==> flow/design.v <==
`timescale 1ns / 1ps
module Risc_16_bit(
 input clk,
 input rst,
 output [15:0] imem_addr,
 input  [15:0] imem_data,
 output        dmem_we,
 output [2:0]  dmem_addr,
 output [15:0] dmem_wdata
);
 wire jump,bne,beq,mem_read,mem_write,alu_src,reg_dst,mem_to_reg,reg_write;
 wire[1:0] alu_op;
 wire [3:0] opcode;
 Datapath_Unit DU
 (
  .clk(clk),
  .rst(rst),
  .imem_addr(imem_addr),
  .imem_data(imem_data),
  .trace_we(dmem_we),
  .trace_addr(dmem_addr),
  .trace_wdata(dmem_wdata),
  .jump(jump),
  .beq(beq),
  .mem_read(mem_read),
  .mem_write(mem_write),
  .alu_src(alu_src),
  .reg_dst(reg_dst),
  .mem_to_reg(mem_to_reg),
  .reg_write(reg_write),
  .bne(bne),
  .alu_op(alu_op),
  .opcode(opcode)
 );
 Control_Unit control
 (
  .opcode(opcode),
  .reg_dst(reg_dst),
  .mem_to_reg(mem_to_reg),
  .alu_op(alu_op),
  .jump(jump),
  .bne(bne),
  .beq(beq),
  .mem_read(mem_read),
  .mem_write(mem_write),
  .alu_src(alu_src),
  .reg_write(reg_write)
 );
endmodule
`timescale 1ns / 1ps
module Datapath_Unit(
 input clk,
 input rst,
 output [15:0] imem_addr,
 input  [15:0] imem_data,
 output trace_we,
 output [2:0] trace_addr,
 output [15:0] trace_wdata,
 input jump,beq,mem_read,mem_write,alu_src,reg_dst,mem_to_reg,reg_write,bne,
 input[1:0] alu_op,
 output[3:0] opcode
);
 reg  [15:0] pc_current;
 wire [15:0] pc_next,pc2;
 wire [15:0] instr;
 wire [2:0] reg_write_dest;
 wire [15:0] reg_write_data;
 wire [2:0] reg_read_addr_1;
 wire [15:0] reg_read_data_1;
 wire [2:0] reg_read_addr_2;
 wire [15:0] reg_read_data_2;
 wire [15:0] ext_im,read_data2;
 wire [2:0] ALU_Control;
 wire [15:0] ALU_out;
 wire zero_flag;
 wire [15:0] PC_j, PC_beq, PC_2beq,PC_2bne,PC_bne;
 wire beq_control;
 wire bne_control;
 wire [12:0] jump_shift;
 wire [15:0] mem_read_data;
 always @(posedge clk)
 begin 
   if (rst)
     pc_current <= 16'd0;
   else
     pc_current <= pc_next;
 end
 assign pc2 = pc_current + 16'd2;
 assign imem_addr = pc_current;
 assign instr = imem_data;
 assign jump_shift = {instr[11:0],1'b0};
 assign reg_write_dest = (reg_dst==1'b1) ? instr[5:3] :instr[8:6];
 assign reg_read_addr_1 = instr[11:9];
 assign reg_read_addr_2 = instr[8:6];
 GPRs reg_file
 (
  .clk(clk),
  .rst(rst),
  .reg_write_en(reg_write),
  .reg_write_dest(reg_write_dest),
  .reg_write_data(reg_write_data),
  .reg_read_addr_1(reg_read_addr_1),
  .reg_read_data_1(reg_read_data_1),
  .reg_read_addr_2(reg_read_addr_2),
  .reg_read_data_2(reg_read_data_2)
 );
 assign ext_im = {{10{instr[5]}},instr[5:0]};  
 alu_control ALU_Control_unit(.ALUOp(alu_op),.Opcode(instr[15:12]),.ALU_Cnt(ALU_Control));
 assign read_data2 = (alu_src==1'b1) ? ext_im : reg_read_data_2;
 ALU alu_unit(.a(reg_read_data_1),.b(read_data2),.alu_control(ALU_Control),.result(ALU_out),.zero(zero_flag));
 assign PC_beq = pc2 + {ext_im[14:0],1'b0};
 assign PC_bne = pc2 + {ext_im[14:0],1'b0};
 assign beq_control = beq & zero_flag;
 assign bne_control = bne & (~zero_flag);
 assign PC_2beq = (beq_control==1'b1) ? PC_beq : pc2;
 assign PC_2bne = (bne_control==1'b1) ? PC_bne : PC_2beq;
 assign PC_j = {pc2[15:13],jump_shift};
 assign pc_next = (jump == 1'b1) ? PC_j :  PC_2bne;
  Data_Memory dm
   (
    .clk(clk),
    .rst(rst),
    .trace_we(trace_we),
    .trace_addr(trace_addr),
    .trace_wdata(trace_wdata),
    .mem_access_addr(ALU_out),
    .mem_write_data(reg_read_data_2),
    .mem_write_en(mem_write),
    .mem_read(mem_read),
    .mem_read_data(mem_read_data)
   );
 assign reg_write_data = (mem_to_reg == 1'b1)?  mem_read_data: ALU_out;
 assign opcode = instr[15:12];
endmodule
`timescale 1ns / 1ps
module Control_Unit(
      input[3:0] opcode,
      output reg[1:0] alu_op,
      output reg jump,beq,bne,mem_read,mem_write,alu_src,reg_dst,mem_to_reg,reg_write    
    );
always @(*)
begin
 case(opcode) 
 4'b0000:  
   begin
    reg_dst = 1'b0;
    alu_src = 1'b1;
    mem_to_reg = 1'b1;
    reg_write = 1'b1;
    mem_read = 1'b1;
    mem_write = 1'b0;
    beq = 1'b0;
    bne = 1'b0;
    alu_op = 2'b00;
    jump = 1'b0;   
   end
 4'b0001: 
   begin
    reg_dst = 1'b0;
    alu_src = 1'b1;
    mem_to_reg = 1'b0;
    reg_write = 1'b0;
    mem_read = 1'b0;
    mem_write = 1'b1;
    beq = 1'b0;
    bne = 1'b0;
    alu_op = 2'b00;
    jump = 1'b0;   
   end
 4'b0010:  
   begin
    reg_dst = 1'b1;
    alu_src = 1'b0;
    mem_to_reg = 1'b0;
    reg_write = 1'b1;
    mem_read = 1'b0;
    mem_write = 1'b0;
    beq = 1'b0;
    bne = 1'b0;
    alu_op = 2'b10;
    jump = 1'b0;   
   end
 4'b0011:  
   begin
    reg_dst = 1'b1;
    alu_src = 1'b0;
    mem_to_reg = 1'b0;
    reg_write = 1'b1;
    mem_read = 1'b0;
    mem_write = 1'b0;
    beq = 1'b0;
    bne = 1'b0;
    alu_op = 2'b10;
    jump = 1'b0;   
   end
 4'b0100:  
   begin
    reg_dst = 1'b1;
    alu_src = 1'b0;
    mem_to_reg = 1'b0;
    reg_write = 1'b1;
    mem_read = 1'b0;
    mem_write = 1'b0;
    beq = 1'b0;
    bne = 1'b0;
    alu_op = 2'b10;
    jump = 1'b0;   
   end
 4'b0101:  
   begin
    reg_dst = 1'b1;
    alu_src = 1'b0;
    mem_to_reg = 1'b0;
    reg_write = 1'b1;
    mem_read = 1'b0;
    mem_write = 1'b0;
    beq = 1'b0;
    bne = 1'b0;
    alu_op = 2'b10;
    jump = 1'b0;   
   end
 4'b0110:  
   begin
    reg_dst = 1'b1;
    alu_src = 1'b0;
    mem_to_reg = 1'b0;
    reg_write = 1'b1;
    mem_read = 1'b0;
    mem_write = 1'b0;
    beq = 1'b0;
    bne = 1'b0;
    alu_op = 2'b10;
    jump = 1'b0;   
   end
 4'b0111:  
   begin
    reg_dst = 1'b1;
    alu_src = 1'b0;
    mem_to_reg = 1'b0;
    reg_write = 1'b1;
    mem_read = 1'b0;
    mem_write = 1'b0;
    beq = 1'b0;
    bne = 1'b0;
    alu_op = 2'b10;
    jump = 1'b0;   
   end
 4'b1000:  
   begin
    reg_dst = 1'b1;
    alu_src = 1'b0;
    mem_to_reg = 1'b0;
    reg_write = 1'b1;
    mem_read = 1'b0;
    mem_write = 1'b0;
    beq = 1'b0;
    bne = 1'b0;
    alu_op = 2'b10;
    jump = 1'b0;   
   end
 4'b1001:  
   begin
    reg_dst = 1'b1;
    alu_src = 1'b0;
    mem_to_reg = 1'b0;
    reg_write = 1'b1;
    mem_read = 1'b0;
    mem_write = 1'b0;
    beq = 1'b0;
    bne = 1'b0;
    alu_op = 2'b10;
    jump = 1'b0;   
   end
 4'b1011: 
   begin
    reg_dst = 1'b0;
    alu_src = 1'b0;
    mem_to_reg = 1'b0;
    reg_write = 1'b0;
    mem_read = 1'b0;
    mem_write = 1'b0;
    beq = 1'b1;
    bne = 1'b0;
    alu_op = 2'b01;
    jump = 1'b0;   
   end
 4'b1100:
   begin
    reg_dst = 1'b0;
    alu_src = 1'b0;
    mem_to_reg = 1'b0;
    reg_write = 1'b0;
    mem_read = 1'b0;
    mem_write = 1'b0;
    beq = 1'b0;
    bne = 1'b1;
    alu_op = 2'b01;
    jump = 1'b0;   
   end
 4'b1101: 
   begin
    reg_dst = 1'b0;
    alu_src = 1'b0;
    mem_to_reg = 1'b0;
    reg_write = 1'b0;
    mem_read = 1'b0;
    mem_write = 1'b0;
    beq = 1'b0;
    bne = 1'b0;
    alu_op = 2'b00;
    jump = 1'b1;   
   end   
 default: begin
    reg_dst = 1'b1;
    alu_src = 1'b0;
    mem_to_reg = 1'b0;
    reg_write = 1'b1;
    mem_read = 1'b0;
    mem_write = 1'b0;
    beq = 1'b0;
    bne = 1'b0;
    alu_op = 2'b00;
    jump = 1'b0; 
   end
 endcase
 end
endmodule
`timescale 1ns / 1ps
module alu_control(
    input [1:0] ALUOp,
    input [3:0] Opcode,
    output reg [2:0] ALU_Cnt
);
always @(*) begin
    case(ALUOp)
        2'b00: ALU_Cnt = 3'b000;  
        2'b01: ALU_Cnt = 3'b001;  
        2'b10: begin  
            case(Opcode)
                4'b0010: ALU_Cnt = 3'b000;  
                4'b0011: ALU_Cnt = 3'b001;  
                4'b0100: ALU_Cnt = 3'b010;  
                4'b0101: ALU_Cnt = 3'b011;  
                4'b0110: ALU_Cnt = 3'b100;  
                4'b0111: ALU_Cnt = 3'b101;  
                4'b1000: ALU_Cnt = 3'b110;  
                4'b1001: ALU_Cnt = 3'b111;  
                default: ALU_Cnt = 3'b000;
            endcase
        end
        default: ALU_Cnt = 3'b000;
    endcase
end
endmodule
module ALU(
 input  [15:0] a,  
 input  [15:0] b,  
 input  [2:0] alu_control, 
 output reg [15:0] result,  
 output zero
    );
always @(*)
begin 
 case(alu_control)
 3'b000: result = a + b; 
 3'b001: result = a - b; 
 3'b010: result = ~a;
 3'b011: result = a<<b;
 3'b100: result = a>>b;
 3'b101: result = a & b;
 3'b110: result = a | b; 
 3'b111: begin if (a<b) result = 16'd1;
    else result = 16'd0;
    end
 default:result = a + b; 
 endcase
end
assign zero = (result==16'd0) ? 1'b1: 1'b0;
endmodule
`timescale 1ns / 1ps
module GPRs(
 input    clk,
 input    rst,
 input    reg_write_en,
 input  [2:0] reg_write_dest,
 input  [15:0] reg_write_data,
 input  [2:0] reg_read_addr_1,
 output  [15:0] reg_read_data_1,
 input  [2:0] reg_read_addr_2,
 output  [15:0] reg_read_data_2
);
 reg [15:0] reg_array [7:0];
 integer i;
 always @ (posedge clk ) begin
   if (rst) begin
    for(i=0;i<8;i=i+1)
     reg_array[i] <= 16'd0;
   end
   else if(reg_write_en) begin
    reg_array[reg_write_dest] <= reg_write_data;
   end
 end
 assign reg_read_data_1 = reg_array[reg_read_addr_1];
 assign reg_read_data_2 = reg_array[reg_read_addr_2];
endmodule
`timescale 1ns / 1ps
module Data_Memory(
 input clk,
 input rst,
 output reg        trace_we,
 output reg [2:0]  trace_addr,
 output reg [15:0] trace_wdata,
 input [15:0]   mem_access_addr,
 input [15:0]   mem_write_data,
 input     mem_write_en,
 input mem_read,
 output [15:0]   mem_read_data
);
reg [16 - 1:0] memory [8 - 1:0];
wire [2:0] ram_addr=mem_access_addr[2:0];
integer i;
 always @(posedge clk) begin
  if (rst) begin
   for (i = 0; i < 8; i = i + 1)
    memory[i] <= 16'd0;
  end
  else if (mem_write_en)
   memory[ram_addr] <= mem_write_data;
 end
 always @(posedge clk) begin
  if (rst) begin
   trace_we    <= 1'b0;
   trace_addr  <= 3'd0;
   trace_wdata <= 16'd0;
  end
  else begin
   trace_we    <= mem_write_en;
   trace_addr  <= ram_addr;
   trace_wdata <= mem_write_data;
  end
 end
 assign mem_read_data = (mem_read==1'b1) ? memory[ram_addr]: 16'd0; 
endmodule
# Tool chain data of Risc_16_bit
# What the tools print for Risc_16_bit, step after step.
# Lines are those of the file above, counted from 1.
# Cell names lack the library's common part.
# A cell with - has no value.
[design]
top = "Risc_16_bit"
clock_port = "clk"
lib = "sky130hd"
pvt_corner = "tt_025C_1v80"

# Elaborated design
# Counts by Yosys on the flattened word-level netlist (proc, flatten, opt, wreduce; memories kept). Register bits leave out memories and registers merged into their read ports (data or address). Print and check cells are left out.
# Yosys's memory passes give these memory sizes; they may raise the number of words (mostly to a power of two), join words into wider ones and drop unused or constant bits.
[word_totals]
input_bits = 18
elab_cells = 58
mem_bits_rw = 256
out_inout_bits = 36
n_memories = 4
romBits = 224
register_bits = 36
latchBits = 0
[mem_list]
columns = ["name", "size", "width", "line", "text"]
rows = [
  ["(name not given)", 16, 11, 143, "case(opcode)"],
  ["DU.dm.memory", 8, 16, 419, "reg [16 - 1:0] memory [8 - 1:0];"],
  ["DU.reg_file.reg_array", 8, 16, 392, "reg [15:0] reg_array [7:0];"],
  ["(name not given)", 16, 3, 339, "case(Opcode)"],
]
[classes]
cmp = 1
addsub = 4
logic = 6
mux = 24
n_div = 0
reduce_logical = 3
eq_ne = 9
n_mul = 0
shifts = 2
[op_table]
columns = ["op", "n"]
rows = [
  ["2-to-1 mux 16 bit", 10],
  ["case mux 16 bit (select 8 bit)", 1],
  ["adder 16 bit", 2],
  ["subtractor 16 bit", 1],
  ["less-than comparator 16 bit", 1],
  ["bitwise AND 16 bit", 1],
  ["bitwise OR 16 bit", 1],
  ["left shift 16 x 16 -> 16 bit", 1],
  [">> shifter 16 x 16 -> 16 bit", 1],
  ["adder 16 x 2 -> 16 bit with constant B", 1],
  ["inverter 16 bit", 1],
  ["zero test 16 bit", 1],
  ["2-to-1 mux 3 bit", 5],
  ["equality test 3 bit with constant B", 4],
  ["2-to-1 mux 1 bit", 7],
  ["equality test 3 x 2 -> 1 bit with constant B", 2],
  ["case mux 3 bit (select 2 bit)", 1],
  ["equality test 3 x 1 -> 1 bit with constant B", 1],
  ["zero test 3 bit", 1],
  ["bitwise AND 1 bit", 2],
  ["equality test 2 x 1 -> 1 bit with constant B", 1],
  ["equality test 2 bit with constant B", 1],
  ["OR reduction 2 bit", 1],
  ["inverter 1 bit", 1],
]

# Depth
# Yosys ltp: most cells in a row. Word level: on the elaborated netlist, between registers, memories and ports. Mapped: between sequential cells and ports; inverters and the memories' decode and read muxes count.
[logic_depth]
depth_word = 10
ABC_AREA = 1
ltp_mapped = 38
mapped_depth_nobuf = 34

# After synthesis
# Source: synth_stat.txt of the flow (Yosys; design flattened, memories mapped). It holds for the ABC_AREA given above (unset counts as 0); a run with the other value may have another netlist.
[types]
columns = ["type", "n", "area_total_um2"]
rows = [
  ["edfxtp_1", 256, 7.69E+03],
  ["nand2_1", 495, 1.86E+03],
  ["nor2_1", 421, 1.58E+03],
  ["nand3_1", 225, 1126.08],
  ["inv_1", 217, 814.531],
  ["ha_1", 65, 813.28],
  ["a21oi_1", 142, 710.682],
  ["dfxtp_1", 35, 700.672],
  ["o21ai_0", 114, 570.547],
  ["a22o_1", 38, 332.819],
  ["xor2_1", 33, 289.027],
  ["buf_6", 20, 225.216],
  ["nand3_2", 22, 220.211],
  ["buf_2", 35, 175.168],
  ["nor2_2", 26, 162.656],
  ["clkbuf_1", 43, 161.405],
  ["o21ai_1", 32, 160.154],
  ["buf_4", 20, 150.144],
]
# Not listed: further types 39, cells in them 165.
[mapped]
stdcells = 2404
mapped_area_um2 = 18911.9
sequential_area_um2 = 8388.0
ff_cells = 291
buf_cells = 122

# Timing after synthesis
# Path of least setup slack by OpenSTA after synthesis, without wires, with an ideal clock, recovery checks aside; 20% of the period is set as input and as output delay. Where synthesis merged equal registers, the netlist keeps one of their names.
[synth_timing]
path_kind = "in2reg"
startpoint = "in imem_data[7]"
endpoint = "mem DU.dm.memory[6][0]"
slack_ns = 0.642
clock_period_ns = 6.4
arrival_time_ns = 5.386
delay_ns = 4.478
setup_ns = 0.372
required_ns = 6.028
launch_ns = 1.280
in_delay_ns = 1.280
path_stages = 26
path_buffers = 5
period_less_setup_slack_ns = 5.758
# "delay_ns" = arrival - input delay + setup time.
# "path_stages": output pins that drive a net of the path, with the launching flip-flop's if there is one; two outputs of one cell count as two.
# "period_less_setup_slack_ns" = period - worst setup slack (recovery checks aside). The figure is calculated, with input and output delays left at 20% of the set period.
# The rows between start and end are the longest chain of elaborated cells between them; the timing report does not say that the signal goes this way. Where chains are equally long, one stands for them.
# Each line given opens the expression or statement behind the cell; cells for indexed reads and writes are added by Yosys, which also makes memories of some case tables.
# A memory read counts as a cell of the chain, while the word-level depth stops at memories.
# The path ends at the enable pin of a flip-flop; only ways to that pin are counted.
[synth_via]
path_cell_list = "buf_4 buf_4 buf_2 a21oi_1 o21ai_0 o21ai_0 o21ai_1 nand2_1 o21ai_1 buf_2 ha_1 inv_1 nor3_1 nand3_1 o2111ai_1 nand3_1 nand2_1 a21oi_1 o21ai_0 nand3_1 nand2_1 inv_2 nor3_1 nand2_1 clkbuf_1 nand2_1"
elab_chain_cells = 7
cone_cells = 13
cone_classes = "2 x add/sub; 1 x compare; 2 x shift; 5 x mux; 2 x logic; 1 x memory"
[synth_lines]
columns = ["item", "line", "text"]
rows = [
  ["from (decl)", 6, "input  [15:0] imem_data,"],
  ["memory (8 x 16 bit)", 392, "reg [15:0] reg_array [7:0];"],
  ["2-to-1 mux 16 bit", 109, "assign read_data2 = (alu_src==1'b1) ? ext_im : reg_read_data_2;"],
  ["less-than comparator 16 bit", 372, "3'b111: begin if (a<b) result = 16'd1;"],
  ["2-to-1 mux 1 bit", 372, ""],
  ["case mux 16 bit (select 8 bit)", 364, "case(alu_control)"],
  ["2-to-1 mux 3 bit", 427, "else if (mem_write_en)"],
  ["2-to-1 mux 3 bit", 423, "if (rst) begin"],
  ["to (decl)", 419, "reg [16 - 1:0] memory [8 - 1:0];"],
]

# Worst path after layout
# From the final timing report of record 1: the path of least setup slack in the routed layout; clock arrival at registers is part of the times.
[layout_timing]
path_kind = "in2reg"
startpoint = "in imem_data[9]"
endpoint = "reg DU.pc_current[8]"
path_stages = 32
launch_ns = 1.04
arrival_time_ns = 5.89
clock_period_ns = 5.2
slack_ns = -0.19
in_delay_ns = 1.04
setup_ns = 0.10
path_buffers = 4
required_ns = 5.70
# The rows between start and end are the longest chain of elaborated cells between them; the timing report does not say that the signal goes this way. Where chains are equally long, one stands for them.
# A memory read counts as a cell of the chain, while the word-level depth stops at memories.
[layout_via]
path_cell_list = "buf_2 buf_6 clkbuf_8 o21ai_0 nand2_1 nand2_1 nand2_1 inv_1 ha_4 nand2_1 nor3_4 inv_1 o211ai_1 nand2_1 inv_2 nand2_2 o21ai_2 inv_1 or2_2 nand3_1 nand4_1 nor2_1 nand2_1 nor2_4 nand2_2 nand2_4 nand2_8 buf_4 nand2_1 nand2_1 o21ai_2 inv_1"
elab_chain_cells = 10
cone_cells = 19
cone_classes = "2 x add/sub; 1 x compare; 2 x shift; 6 x mux; 6 x logic; 1 x reduce/logical; 1 x memory"
[layout_lines]
columns = ["item", "line", "text"]
rows = [
  ["from (decl)", 6, "input  [15:0] imem_data,"],
  ["memory (8 x 16 bit)", 392, "reg [15:0] reg_array [7:0];"],
  ["less-than comparator 16 bit", 372, "3'b111: begin if (a<b) result = 16'd1;"],
  ["2-to-1 mux 1 bit", 372, ""],
  ["case mux 16 bit (select 8 bit)", 364, "case(alu_control)"],
  ["zero test 16 bit", 378, "assign zero = (result==16'd0) ? 1'b1: 1'b0;"],
  ["2-to-1 mux 1 bit", 378, ""],
  ["bitwise AND 1 bit", 113, "assign beq_control = beq & zero_flag;"],
  ["2-to-1 mux 16 bit", 115, "assign PC_2beq = (beq_control==1'b1) ? PC_beq : pc2;"],
  ["2-to-1 mux 16 bit", 116, "assign PC_2bne = (bne_control==1'b1) ? PC_bne : PC_2beq;"],
  ["2-to-1 mux 16 bit", 118, "assign pc_next = (jump == 1'b1) ? PC_j :  PC_2bne;"],
  ["to (assign)", 84, "pc_current <= 16'd0;"],
  ["to (assign)", 86, "pc_current <= pc_next;"],
  ["to (decl)", 63, "reg  [15:0] pc_current;"],
]

# Settings and measured results of 4 stored flow runs for module Risc_16_bit (sky130hd), not sorted in any way. The constraints put input and output delay at 20% of the set period each and load the outputs with 0.01 pF.
# "period_reached_ns" = clock period - worst setup slack. The figure is calculated, with input and output delays left at 20% of the set period.
# "worst_setup_path_time_ns": the worst setup path's part of the clock period (all of it between registers, 20% less for each end at a port) less its slack. A launch clock that arrives late makes it longer, a capture clock that arrives late makes it shorter.
# "power_total_uw" is the tool's figure for a default switching activity; nothing was simulated.

[[run]]
name = "record 1"
[run.settings]
ABC_AREA = 1
CAP_MARGIN = 40
CELL_PAD_IN_SITES_GLOBAL_PLACEMENT = 0
CORE_ASPECT_RATIO = 1.3
CORE_MARGIN = 9
CORE_UTILIZATION = 29
CTS_CLUSTER_DIAMETER = 241
GPL_ROUTABILITY_DRIVEN = 1
GPL_TIMING_DRIVEN = 0
MAX_ROUTING_LAYER = "met4"
MIN_ROUTING_LAYER = "met2"
PLACE_DENSITY = 0.64
SETUP_SLACK_MARGIN = -0.18
SLEW_MARGIN = 30
TNS_END_PERCENT = 85
period_ns = 5.2
[run.results]
power_total_uw = 7955
synth_area_um2 = 18911.9
ws_setup_ns = -0.188
total_negative_slack_ns = -4.394
layout_utilization_frac = 0.363
dieArea_um2 = 74810.2
timing.hold.ws_ns = 0.633
period_reached_ns = 5.388
final_cell_area_um2 = 23428.7
worst_setup_path_time_ns = 4.35
worst_setup_path_type = "in2reg"

[[run]]
name = "record 2"
[run.settings]
CAP_MARGIN = 40
CELL_PAD_IN_SITES_GLOBAL_PLACEMENT = 0
CORE_MARGIN = 9
CORE_UTILIZATION = 29
GPL_ROUTABILITY_DRIVEN = 0
GPL_TIMING_DRIVEN = 0
SETUP_SLACK_MARGIN = -0.18
SLEW_MARGIN = 30
period_ns = 4.79
[run.results]
power_total_uw = 9717
synth_area_um2 = 19518.7
ws_setup_ns = -0.691
total_negative_slack_ns = -80.308
layout_utilization_frac = 0.383
dieArea_um2 = 76970.2
timing.hold.ws_ns = 0.650
period_reached_ns = 5.481
final_cell_area_um2 = 25388.1
worst_setup_path_time_ns = 4.52
worst_setup_path_type = "in2reg"

[[run]]
name = "record 3"
[run.settings]
period_ns = 6.4
CAP_MARGIN = 20
CORE_MARGIN = 2
CORE_UTILIZATION = 40
SLEW_MARGIN = 20
[run.results]
power_total_uw = 6921
synth_area_um2 = 19518.7
ws_setup_ns = 0.191
total_negative_slack_ns = 0.000
layout_utilization_frac = 0.495
dieArea_um2 = 50580.0
timing.hold.ws_ns = 0.651
period_reached_ns = 6.209
final_cell_area_um2 = 23750.3
worst_setup_path_time_ns = 4.93
worst_setup_path_type = "in2reg"

[[run]]
name = "record 4"
[run.settings]
ABC_AREA = 1
CELL_PAD_IN_SITES_DETAIL_PLACEMENT = 1
CORE_ASPECT_RATIO = 0.68
CORE_UTILIZATION = 26
CTS_CLUSTER_SIZE = 38
MIN_ROUTING_LAYER = "met2"
PLACE_DENSITY = 0.64
SETUP_SLACK_MARGIN = 1.3
SLEW_MARGIN = 5
period_ns = 5.4
CAP_MARGIN = 20
CORE_MARGIN = 2
[run.results]
power_total_uw = 8984
synth_area_um2 = 18911.9
ws_setup_ns = -0.030
total_negative_slack_ns = -0.060
layout_utilization_frac = 0.376
dieArea_um2 = 74952.0
timing.hold.ws_ns = 0.647
period_reached_ns = 5.430
final_cell_area_um2 = 27032.2
worst_setup_path_time_ns = 4.35
worst_setup_path_type = "in2reg"
